==> flow/design.v <==
module cntwithen #(
    parameter BITWIDTH = 4  
) (
    input wire iClk,  
    input wire iRstN,  
    input wire iEn, 
    input wire iClr, 
    output reg [BITWIDTH - 1:0] oCnt
);
    always@(posedge iClk or negedge iRstN) begin
        if(~iRstN) begin
            oCnt <= 0;
        end else begin
            if(iClr) begin
                oCnt <= 0;
            end else begin
                oCnt <= oCnt + iEn;
            end
        end
    end
endmodule
module lsz # (
    parameter BITWIDTH = 4,
    parameter LOGBITWIDTH = $clog2(BITWIDTH)  
) (
    input wire [BITWIDTH - 1: 0] iGrey,  
    output wire [BITWIDTH - 1: 0] oOneHot,  
    output reg [LOGBITWIDTH - 1: 0] lszIdx  
);
    wire [BITWIDTH - 1: 0] tc;  
    genvar i;
    assign tc[0] = ~iGrey[0]; 
    generate 
        for (i = 1; i < BITWIDTH; i = i + 1) begin
            assign tc[i] = tc[i - 1] | ~iGrey[i];
        end
    endgenerate
    genvar j;
    assign oOneHot[0] = tc[0];
    generate 
        for(j = 1; j < BITWIDTH; j = j + 1) begin
            assign oOneHot[j] = tc[j - 1] ^ tc[j];
        end
    endgenerate
    always@(*) begin
        case(oOneHot)
            'd1 : lszIdx = 'd0;
            'd2 : lszIdx = 'd1;
            'd4 : lszIdx = 'd2;
            'd8 : lszIdx = 'd3;
            'd16 : lszIdx = 'd4;
            'd32 : lszIdx = 'd5;
            'd64 : lszIdx = 'd6;
            'd128 : lszIdx = 'd7;
            'd256 : lszIdx = 'd8;
            'd512 : lszIdx = 'd9;
            default : lszIdx = 'd0;
        endcase
    end
endmodule
module sobolrng_core #(
    parameter BITWIDTH = 8
) (
    input wire iClk,  
    input wire iRstN,  
    input wire iEn,
    input wire iClr,
    input wire [BITWIDTH - 1: 0] iOneHot,  
    input wire [BITWIDTH*BITWIDTH - 1: 0] dirVec,
    output reg [BITWIDTH - 1: 0] oRand  
);
    wire [BITWIDTH * BITWIDTH - 1: 0] orVec;
    wire [BITWIDTH - 1: 0] vec;
    assign orVec[BITWIDTH - 1: 0] = iOneHot[0] ? dirVec[BITWIDTH - 1: 0] : 0;
    genvar i;
    generate 
        for(i = 1; i < BITWIDTH; i = i + 1) begin
            assign orVec[(i+1)*BITWIDTH-1:i*BITWIDTH] = orVec[i*BITWIDTH-1:(i-1)*BITWIDTH] | (iOneHot[i] ? dirVec[(i+1)*BITWIDTH-1 : i*BITWIDTH] : 0);
        end
    endgenerate
    assign vec = orVec[BITWIDTH*BITWIDTH - 1: (BITWIDTH-1)*BITWIDTH];
    always@(posedge iClk or negedge iRstN) begin
        if(~iRstN) begin
            oRand <= 0;
        end else begin
            if(iClr) begin
                oRand <= 0;
            end else begin
                if(iEn) begin
                    oRand <= oRand ^ vec;
                end else begin 
                    oRand <= oRand;
                end 
            end 
        end
    end
endmodule
module sobolrng #(
    parameter BITWIDTH = 8
) (
    input wire iClk,  
    input wire iRstN,  
    input wire iEn, 
    input wire iClr, 
    output wire [BITWIDTH - 1: 0] sobolseq
);
    wire [BITWIDTH - 1: 0] cntNum;
    wire [BITWIDTH - 1: 0] oneHot;
    wire [BITWIDTH*BITWIDTH - 1: 0] dirVec;
    cntwithen #(
        .BITWIDTH(BITWIDTH)
    ) u_cntwithen (
        .iClk(iClk),
        .iRstN(iRstN),
        .iEn(iEn),
        .iClr(iClr),
        .oCnt(cntNum)
    );
    lsz #(
        .BITWIDTH(BITWIDTH)
    ) u_lsz (
        .iGrey(cntNum),
        .oOneHot(oneHot),
        .lszIdx()
    );
        assign dirVec[1*BITWIDTH-1 : 0*BITWIDTH] = 'd128;
        assign dirVec[2*BITWIDTH-1 : 1*BITWIDTH] = 'd64;
        assign dirVec[3*BITWIDTH-1 : 2*BITWIDTH] = 'd32;
        assign dirVec[4*BITWIDTH-1 : 3*BITWIDTH] = 'd16;
        assign dirVec[5*BITWIDTH-1 : 4*BITWIDTH] = 'd8;
        assign dirVec[6*BITWIDTH-1 : 5*BITWIDTH] = 'd4;
        assign dirVec[7*BITWIDTH-1 : 6*BITWIDTH] = 'd2;
        assign dirVec[8*BITWIDTH-1 : 7*BITWIDTH] = 'd1;
    sobolrng_core #(
        .BITWIDTH(BITWIDTH)
    ) u_sobolrng_core (
        .iClk(iClk),
        .iRstN(iRstN),
        .iEn(iEn),
        .iClr(iClr),
        .iOneHot(oneHot),
        .dirVec(dirVec),
        .oRand(sobolseq)
    );
endmodule
module parallelcnt (
    input wire iClk,
    input wire iRstN,
    input wire iA,
    input wire iB,
    output wire [1:0] oC
);
    assign oC = iA + iB;
endmodule
module uSADD #(
    parameter BINPUT = 2
) (
    input wire iClk,
    input wire iRstN, 
    input wire iA,
    input wire iB,
    output wire oC
);
    wire [BINPUT-1:0] PCout;
    reg [1:0] acc;
    parallelcnt u_parallelcnt (
        .iClk(iClk),
        .iRstN(iRstN),
        .iA(iA),
        .iB(iB),
        .oC(PCout)
    );
    always@(posedge iClk or negedge iRstN) begin
        if(~iRstN) begin
            acc <= 0;
        end else begin
            acc <= acc[0] + PCout;
        end
    end
    assign oC = acc[1];
endmodule
module uSSUB #(
    parameter BINPUT = 2
) (
    input wire iClk,
    input wire iRstN, 
    input wire iA,
    input wire iB,
    output wire oC
);
    wire [BINPUT-1:0] PCout;
    reg [1:0] acc;
    parallelcnt u_parallelcnt (
        .iClk(iClk),
        .iRstN(iRstN),
        .iA(iA),
        .iB(~iB),
        .oC(PCout)
    );
    always@(posedge iClk or negedge iRstN) begin
        if(~iRstN) begin
            acc <= 0;
        end else begin
            acc <= acc[0] + PCout;
        end
    end
    assign oC = acc[1];
endmodule
module uMUL_bi #(
    parameter BITWIDTH = 8
) (
    input wire iClk,
    input wire iRstN,
    input wire iA,
    input wire [BITWIDTH - 1: 0] iB,
    input wire loadB,
    input wire iClr,
    output reg oMult
);
    reg [BITWIDTH-1:0] iB_buff;  
    wire [BITWIDTH-1:0] sobolseqIn;
    wire [BITWIDTH-1:0] sobolseq;
    wire andTop;
    wire andBot;
    wire iA_inv = ~iA;
    always@(posedge iClk or negedge iRstN) begin
        if(~iRstN) begin
            iB_buff <= 0;
        end else begin
            if(loadB) begin
                iB_buff <= iB;
            end else begin
                iB_buff <= iB_buff;
            end
        end
    end
    sobolrng #(
        .BITWIDTH(BITWIDTH)
    ) u_sobolrngTop (
        .iClk(iClk),
        .iRstN(iRstN),
        .iEn(iA_inv), 
        .iClr(iClr),
        .sobolseq(sobolseqIn)
    );
    sobolrng #(
        .BITWIDTH(BITWIDTH)
    ) u_sobolrngBot (
        .iClk(iClk),
        .iRstN(iRstN),
        .iEn(iA), 
        .iClr(iClr),
        .sobolseq(sobolseq)
    );
    assign andTop = iA_inv & ~(iB_buff > sobolseqIn);
    assign andBot = iA & (iB_buff > sobolseq);
    always@(*) begin
        oMult <= andTop | andBot;
    end
endmodule
module uButterfly #(
    parameter BITWIDTH = 8,
              BINPUT = 2
) (
    input wire iClk,
    input wire iRstN,
    input wire loadW,
    input wire iClr,
    input wire iReal0,
    input wire iImg0,
    input wire iReal1,
    input wire iImg1,
    input wire [BITWIDTH-1:0] iwReal,
    input wire [BITWIDTH-1:0] iwImg,
    output wire oReal0,
    output wire oImg0,
    output wire oReal1,
    output wire oImg1
);
    wire eq_Real1_x_wReal;
    wire eq_Real1_x_wImg;
    wire eq_Img1_x_wReal;
    wire eq_Img1_x_wImg;
    wire scalerReal0;
    wire scalerImg0;
    wire real_eq;
    wire img_eq;
    reg biZero;
    always@(posedge iClk or negedge iRstN) begin
        if(~iRstN) begin 
            biZero <= 0;
        end else begin
            biZero <= ~biZero;
        end
    end
    uMUL_bi #(
        .BITWIDTH(BITWIDTH)
    )u_uMUL_bi_Real1_x_wReal (
        .iClk(iClk),
        .iRstN(iRstN),
        .iA(iReal1),
        .iB(iwReal),
        .loadB(loadW),
        .iClr(iClr),
        .oMult(eq_Real1_x_wReal)
    );
    uMUL_bi #(
        .BITWIDTH(BITWIDTH)
    ) u_uMUL_bi_Real1_x_wImg (
        .iClk(iClk),
        .iRstN(iRstN),
        .iA(iReal1),
        .iB(iwImg),
        .loadB(loadW),
        .iClr(iClr),
        .oMult(eq_Real1_x_wImg)
    );
    uMUL_bi #(
        .BITWIDTH(BITWIDTH)
    ) u_uMUL_bi_Img1_x_wReal (
        .iClk(iClk),
        .iRstN(iRstN),
        .iA(iImg1),
        .iB(iwReal),
        .loadB(loadW),
        .iClr(iClr),
        .oMult(eq_Img1_x_wReal)
    );
    uMUL_bi #(
        .BITWIDTH(BITWIDTH)
    ) u_uMUL_bi_Img1_x_wImg (
        .iClk(iClk),
        .iRstN(iRstN),
        .iA(iImg1),
        .iB(iwImg),
        .loadB(loadW),
        .iClr(iClr),
        .oMult(eq_Img1_x_wImg)
    );
    uSSUB #(
        .BINPUT(BINPUT)
    ) u_uSSUB_realeq (
        .iClk(iClk),
        .iRstN(iRstN),
        .iA(eq_Real1_x_wReal),
        .iB(eq_Img1_x_wImg),
        .oC(real_eq)
    );
    uSADD #(
        .BINPUT(BINPUT)
    ) u_uSADD_imgeq (
        .iClk(iClk),
        .iRstN(iRstN),
        .iA(eq_Real1_x_wImg),
        .iB(eq_Img1_x_wReal),
        .oC(img_eq) 
    );
    uSADD #(
        .BINPUT(BINPUT)
    ) u_uSADD_scalerReal (
        .iClk(iClk),
        .iRstN(iRstN),
        .iA(iReal0),
        .iB(biZero),
        .oC(scalerReal0)
    );
    uSADD #(
        .BINPUT(BINPUT)
    ) uSADD_scalerImg (
        .iClk(iClk),
        .iRstN(iRstN),
        .iA(iImg0),
        .iB(biZero),
        .oC(scalerImg0)
    );
    uSADD #(
        .BINPUT(BINPUT)
    ) u_uSADD_oReal0 (
        .iClk(iClk),
        .iRstN(iRstN),
        .iA(scalerReal0),
        .iB(real_eq),
        .oC(oReal0) 
    );
    uSADD #(
        .BINPUT(BINPUT)
    ) u_uSADD_oImg0 (
        .iClk(iClk),
        .iRstN(iRstN),
        .iA(scalerImg0),
        .iB(img_eq),
        .oC(oImg0) 
    );
    uSSUB #(
        .BINPUT(BINPUT)
    ) u_uSSUB_oReal1 (
        .iClk(iClk),
        .iRstN(iRstN),
        .iA(scalerReal0),
        .iB(real_eq),
        .oC(oReal1) 
    );
    uSSUB #(
        .BINPUT(BINPUT)
    ) u_uSSUB_oImg1 (
        .iClk(iClk),
        .iRstN(iRstN),
        .iA(scalerImg0),
        .iB(img_eq),
        .oC(oImg1) 
    );
endmodule
module uSFFT #(
    parameter BITWIDTH = 8,
    parameter BINPUT = 2
) (
    input wire iClk,
    input wire iRstN,
    input wire loadW,
    input wire iClr,
    input wire iAReal0,
    input wire iAImg0,
    input wire iAReal1,
    input wire iAImg1,
    input wire iBReal0,
    input wire iBImg0,
    input wire iBReal1,
    input wire iBImg1,
    input wire [BITWIDTH-1:0] iwReal,
    input wire [BITWIDTH-1:0] iwImg,
    output wire oCReal0,
    output wire oCImg0,
    output wire oCReal1,
    output wire oCImg1,
    output wire oDReal0,
    output wire oDImg0,
    output wire oDReal1,
    output wire oDImg1
);
    wire mid1_Real0;
    wire mid1_Img0;
    wire mid1_Real1;
    wire mid1_Img1;
    wire mid2_Real0;
    wire mid2_Img0;
    wire mid2_Real1;
    wire mid2_Img1;
    uButterfly #(
        .BITWIDTH(BITWIDTH),
        .BINPUT(BINPUT)
    ) u_uButterfly_in1 (
        .iClk(iClk),
        .iRstN(iRstN),
        .loadW(loadW),
        .iClr(iClr),
        .iReal0(iAReal0),
        .iImg0(iAImg0),
        .iReal1(iAReal1),
        .iImg1(iAImg1),
        .iwReal(iwReal),
        .iwImg(iwImg),
        .oReal0(mid1_Real0),
        .oImg0(mid1_Img0),
        .oReal1(mid1_Real1),
        .oImg1(mid1_Img1)
    );
    uButterfly #(
        .BITWIDTH(BITWIDTH),
        .BINPUT(BINPUT)
    ) u_uButterfly_in2 (
        .iClk(iClk),
        .iRstN(iRstN),
        .loadW(loadW),
        .iClr(iClr),
        .iReal0(iBReal0),
        .iImg0(iBImg0),
        .iReal1(iBReal1),
        .iImg1(iBImg1),
        .iwReal(iwReal),
        .iwImg(iwImg),
        .oReal0(mid2_Real0),
        .oImg0(mid2_Img0),
        .oReal1(mid2_Real1),
        .oImg1(mid2_Img1)
    );
    uButterfly #(
        .BITWIDTH(BITWIDTH),
        .BINPUT(BINPUT)
    ) u_uButterfly_out13 (
        .iClk(iClk),
        .iRstN(iRstN),
        .loadW(loadW),
        .iClr(iClr),
        .iReal0(mid1_Real0),
        .iImg0(mid1_Img0),
        .iReal1(mid2_Real0),
        .iImg1(mid2_Img0),
        .iwReal(iwReal),
        .iwImg(iwImg),
        .oReal0(oCReal0),
        .oImg0(oCImg0),
        .oReal1(oCReal1),
        .oImg1(oCImg1)
    );
    uButterfly #(
        .BITWIDTH(BITWIDTH),
        .BINPUT(BINPUT)
    ) u_uButterfly_out24 (
        .iClk(iClk),
        .iRstN(iRstN),
        .loadW(loadW),
        .iClr(iClr),
        .iReal0(mid1_Real1),
        .iImg0(mid1_Img1),
        .iReal1(mid2_Real1),
        .iImg1(mid2_Img1),
        .iwReal(iwReal),
        .iwImg(iwImg),
        .oReal0(oDReal0),
        .oImg0(oDImg0),
        .oReal1(oDReal1),
        .oImg1(oDImg1)
    );
endmodule
# Reports on uSFFT
# What the tools print for uSFFT, step after step.
# Line numbers count from 1 in the design file above.
# Cell names lack the library's common part.
# The mark n/a stands for no value.
# setup
top_module	uSFFT
clock_port	iClk
lib	sky130hd
lib_corner	tt_025C_1v80

# Word level
# Yosys after proc, flatten, opt, wreduce and memory -nomap, before mapping. Memory bits, and registers merged into a memory's read port (data or address), are not among the register bits. Print and check cells are not counted. Equal cells are merged and count once.
# word_totals
ff_bits	596
in_bits	28
output_inout_bits	8
word_cells	1646
# classes
n_addsub	96
cmp	32
equal	8
n_mux	352
n_logic	1048
n_reduce_logical	8
# op_table
cell	n
two-way mux 8 bit	128
inverter 1 bit	296
adder 8 x 1 -> 8 bit	32
OR 8 x 1 -> 8 bit	32
OR 8 x 2 -> 8 bit	32
OR 8 x 3 -> 8 bit	32
OR 8 x 4 -> 8 bit	32
OR 8 x 5 -> 8 bit	32
OR 8 x 6 -> 8 bit	32
OR 8 x 7 -> 8 bit	32
> comparator 8 bit	32
bitwise XOR 8 bit	32
OR 1 bit	240
bitwise XOR 1 bit	224
two-way mux 7 bit	32
two-way mux 6 bit	32
two-way mux 5 bit	32
two-way mux 4 bit	32
two-way mux 3 bit	32
adder 1 x 1 -> 2 bit	32
adder 1 x 2 -> 2 bit	32
two-way mux 2 bit	32
bitwise AND 1 bit	32
two-way mux 1 bit	32
!= test 2 bit with constant B	8
nonzero test 2 bit	8

# Depth
# Depth = most cells in a row (Yosys ltp): at word level without a register or memory, in the mapped netlist without a sequential cell, where the memories' decode and read muxes count.
# logic_depth
depth_word	14
abc_area	1
depth_mapped	13

# Mapped cells and area
# Source: synth_stat.txt of the flow (Yosys; design flattened, memories mapped). It holds for the ABC_AREA given above (unset counts as 0); a run with the other value may have another netlist.
# Totals and module areas in this step are rounded.
# types
cell_type	n	area_total_um2
dfrtp_1	596	1.49E+04
ha_1	320	4003.84
inv_1	630	2.36E+03
nand2_1	618	2.32E+03
a21oi_1	409	2.05E+03
nor2_1	415	1.56E+03
nor3_1	254	1.27E+03
o21ai_0	205	1.03E+03
fa_1	32	640.614
nand3_1	107	535.514
nor2_2	74	462.944
nand4_1	57	356.592
o21ai_1	65	325.312
nor4_1	48	300.288
buf_2	56	280.269
a31oi_1	36	225.216
o21a_1	28	210.202
nand3_2	20	200.192
# Other cell types: 13; their cells: 117.
# synth_totals
stdcells	4087
mapped_area_um2	33900
ffs	596
buf_cells	83

# Worst setup path after synthesis
# Source: OpenSTA report_checks on the synthesized netlist (no wires, ideal clock, input and output delay 20% of the period each), path of least setup slack; recovery checks are left aside. Register names are those of the netlist, which keeps one name where synthesis merged equal registers.
# synth_path
kind	input port to flip-flop
start	in iAImg1
end	reg u_uButterfly_in1.u_uMUL_bi_Img1_x_wReal.u_sobolrngTop.u_cntwithen.oCnt[6]
tclk_ns	4.0
in_delay_ns	0.800
launch_ns	0.800
arrival_time_ns	2.068
t_required_ns	3.877
slack_ns	1.809
path_delay_ns	1.391
path_stages	10
synth_period_reached_ns	2.191
# "path_delay_ns" is the arrival time less input delay plus setup time.
# "path_stages" counts driving pins, that of a launching flip-flop among them; a cell with two outputs on the path counts twice.
# "synth_period_reached_ns" = period - worst setup slack (recovery checks aside). The figure is calculated, with input and output delays left at 20% of the set period.
# Between the ends stands the longest chain of elaborated cells between them, by number of cells; it is not shown to be the way that was timed. Of several equally long chains one is given.
# A line is the first line of the expression or statement that the cell stems from. Yosys adds cells for indexed reads and writes and turns some case tables into memories.
# A register here has more assigning lines than the two given.
# synth_via
path_cell_list	buf_4 > inv_2 > buf_2 > ha_1 > ha_1 > nand2_1 > nor3_1 > nand2_1 > o21ai_0 > a21oi_1
elab_chain_cells	3
cone_cells	3
cone_lines	3
# synth_rtl
item	line_no	source
from (decl)	424	input wire iAImg1,
inverter 1 bit	225	wire iA_inv = ~iA;
adder 8 x 1 -> 8 bit	17	oCnt <= oCnt + iEn;
two-way mux 8 bit	14	if(iClr) begin
to (assign)	15	oCnt <= 0;
to (assign)	17
to (decl)	8	output reg [BITWIDTH - 1:0] oCnt

# Timing after layout
# Path of least setup slack in the final report of flow run 1 (OpenROAD, finished layout, wires in). Where an end is a register, its clock arrival counts in the times.
# layout_path
kind	flip-flop to flip-flop
start	reg (no name shown)
end	reg u_uButterfly_in2.u_uSSUB_realeq.acc[1]
tclk_ns	2.85
launch_ns	0.69
arrival_time_ns	2.94
t_required_ns	3.34
slack_ns	0.40
path_stages	13
# Between the ends stands the longest chain of elaborated cells between them, by number of cells; it is not shown to be the way that was timed. Of several equally long chains one is given.
# layout_via
path_cell_list	dfrtp_1 > buf_4 > ha_1 > inv_1 > nor2_1 > o21ai_0 > nand2_1 > nand2_1 > nand2_1 > nand3_1 > nand2_1 > fa_1 > inv_1
elab_chain_cells	6
cone_cells	8
cone_lines	5
# layout_rtl
item	line_no	source
> comparator 8 bit	255	assign andTop = iA_inv & ~(iB_buff > sobolseqIn);
inverter 1 bit	255
bitwise AND 1 bit	255
OR 1 bit	258	oMult <= andTop | andBot;
adder 1 x 1 -> 2 bit	153	assign oC = iA + iB;
adder 1 x 2 -> 2 bit	204	acc <= acc[0] + PCout;
to (assign)	202	acc <= 0;
to (assign)	204
to (decl)	192	reg [1:0] acc;

# Record of 6 stored runs of the RTL-to-layout flow on uSFFT, platform sky130hd. The runs are unordered. Constraints: input delay and output delay 20% of the set period each, output load 0.01 pF.
# By "achievedPeriod_ns" is meant the clock period of the run minus its worst setup slack. This is arithmetic on one report: input and output delays are still those of the set period (20% each).
# "worst_path_ns": the worst setup path's part of the clock period (all of it between registers, 20% less for each end at a port) less its slack. A launch clock that arrives late makes it longer, a capture clock that arrives late makes it shorter.
# "fin_power_mw" is the tool's figure for a default switching activity; nothing was simulated.
# The measured numbers are rounded.
# Among the settings, -- means not set for that run.
item,flow run 1,flow run 2,flow run 3,flow run 4,flow run 5,flow run 6
ABC_AREA,1,1,1,--,--,--
CAP_MARGIN,35,35,35,35,20,20
CELL_PAD_IN_SITES_DETAIL_PLACEMENT,1,1,0,0,--,0
CORE_MARGIN,10,10,5,10,2,9
CORE_UTILIZATION,55,54,55,55,57,56
CTS_CLUSTER_DIAMETER,287,287,287,--,--,--
CTS_CLUSTER_SIZE,96,96,96,44,--,32
GPL_ROUTABILITY_DRIVEN,0,0,0,0,--,0
GPL_TIMING_DRIVEN,1,1,--,--,--,--
MAX_ROUTING_LAYER,met4,met4,--,--,--,met5
PLACE_DENSITY,0.57,0.57,0.46,0.46,--,--
SETUP_SLACK_MARGIN,-0.12,-0.12,-0.12,-0.12,--,0.14
TNS_END_PERCENT,90,90,90,90,--,45
period_ns,2.85,2.85,2.85,2.85,3.03,3.47
SLEW_MARGIN,20,20,20,20,20,30
CORE_ASPECT_RATIO,--,1.12,--,--,--,--
MIN_ROUTING_LAYER,--,--,--,--,--,met1
PLACE_DENSITY_LB_ADDON,--,--,--,--,--,0.11
fin_util_pct,59.1,57.7,58.4,62.2,64.8,63.9
die_area_um2,72000,73300,66700,69200,58900,67000
fin_power_mw,19.0,19.0,18.6,23.9,22.5,19.6
achievedPeriod_ns,2.450,2.459,2.413,2.721,2.709,3.128
worst_setup_slack_ns,0.400,0.391,0.437,0.129,0.321,0.342
timing.setup.tns_ns,0.000,0.000,0.000,0.000,0.000,0.000
worst_path_ns,2.45,2.46,2.41,2.72,2.71,3.13
critical_path_type,flip-flop to flip-flop,flip-flop to flip-flop,flip-flop to flip-flop,flip-flop to flip-flop,flip-flop to flip-flop,flip-flop to flip-flop
synth_area_um2,33900,33900,33900,32500,32500,32500
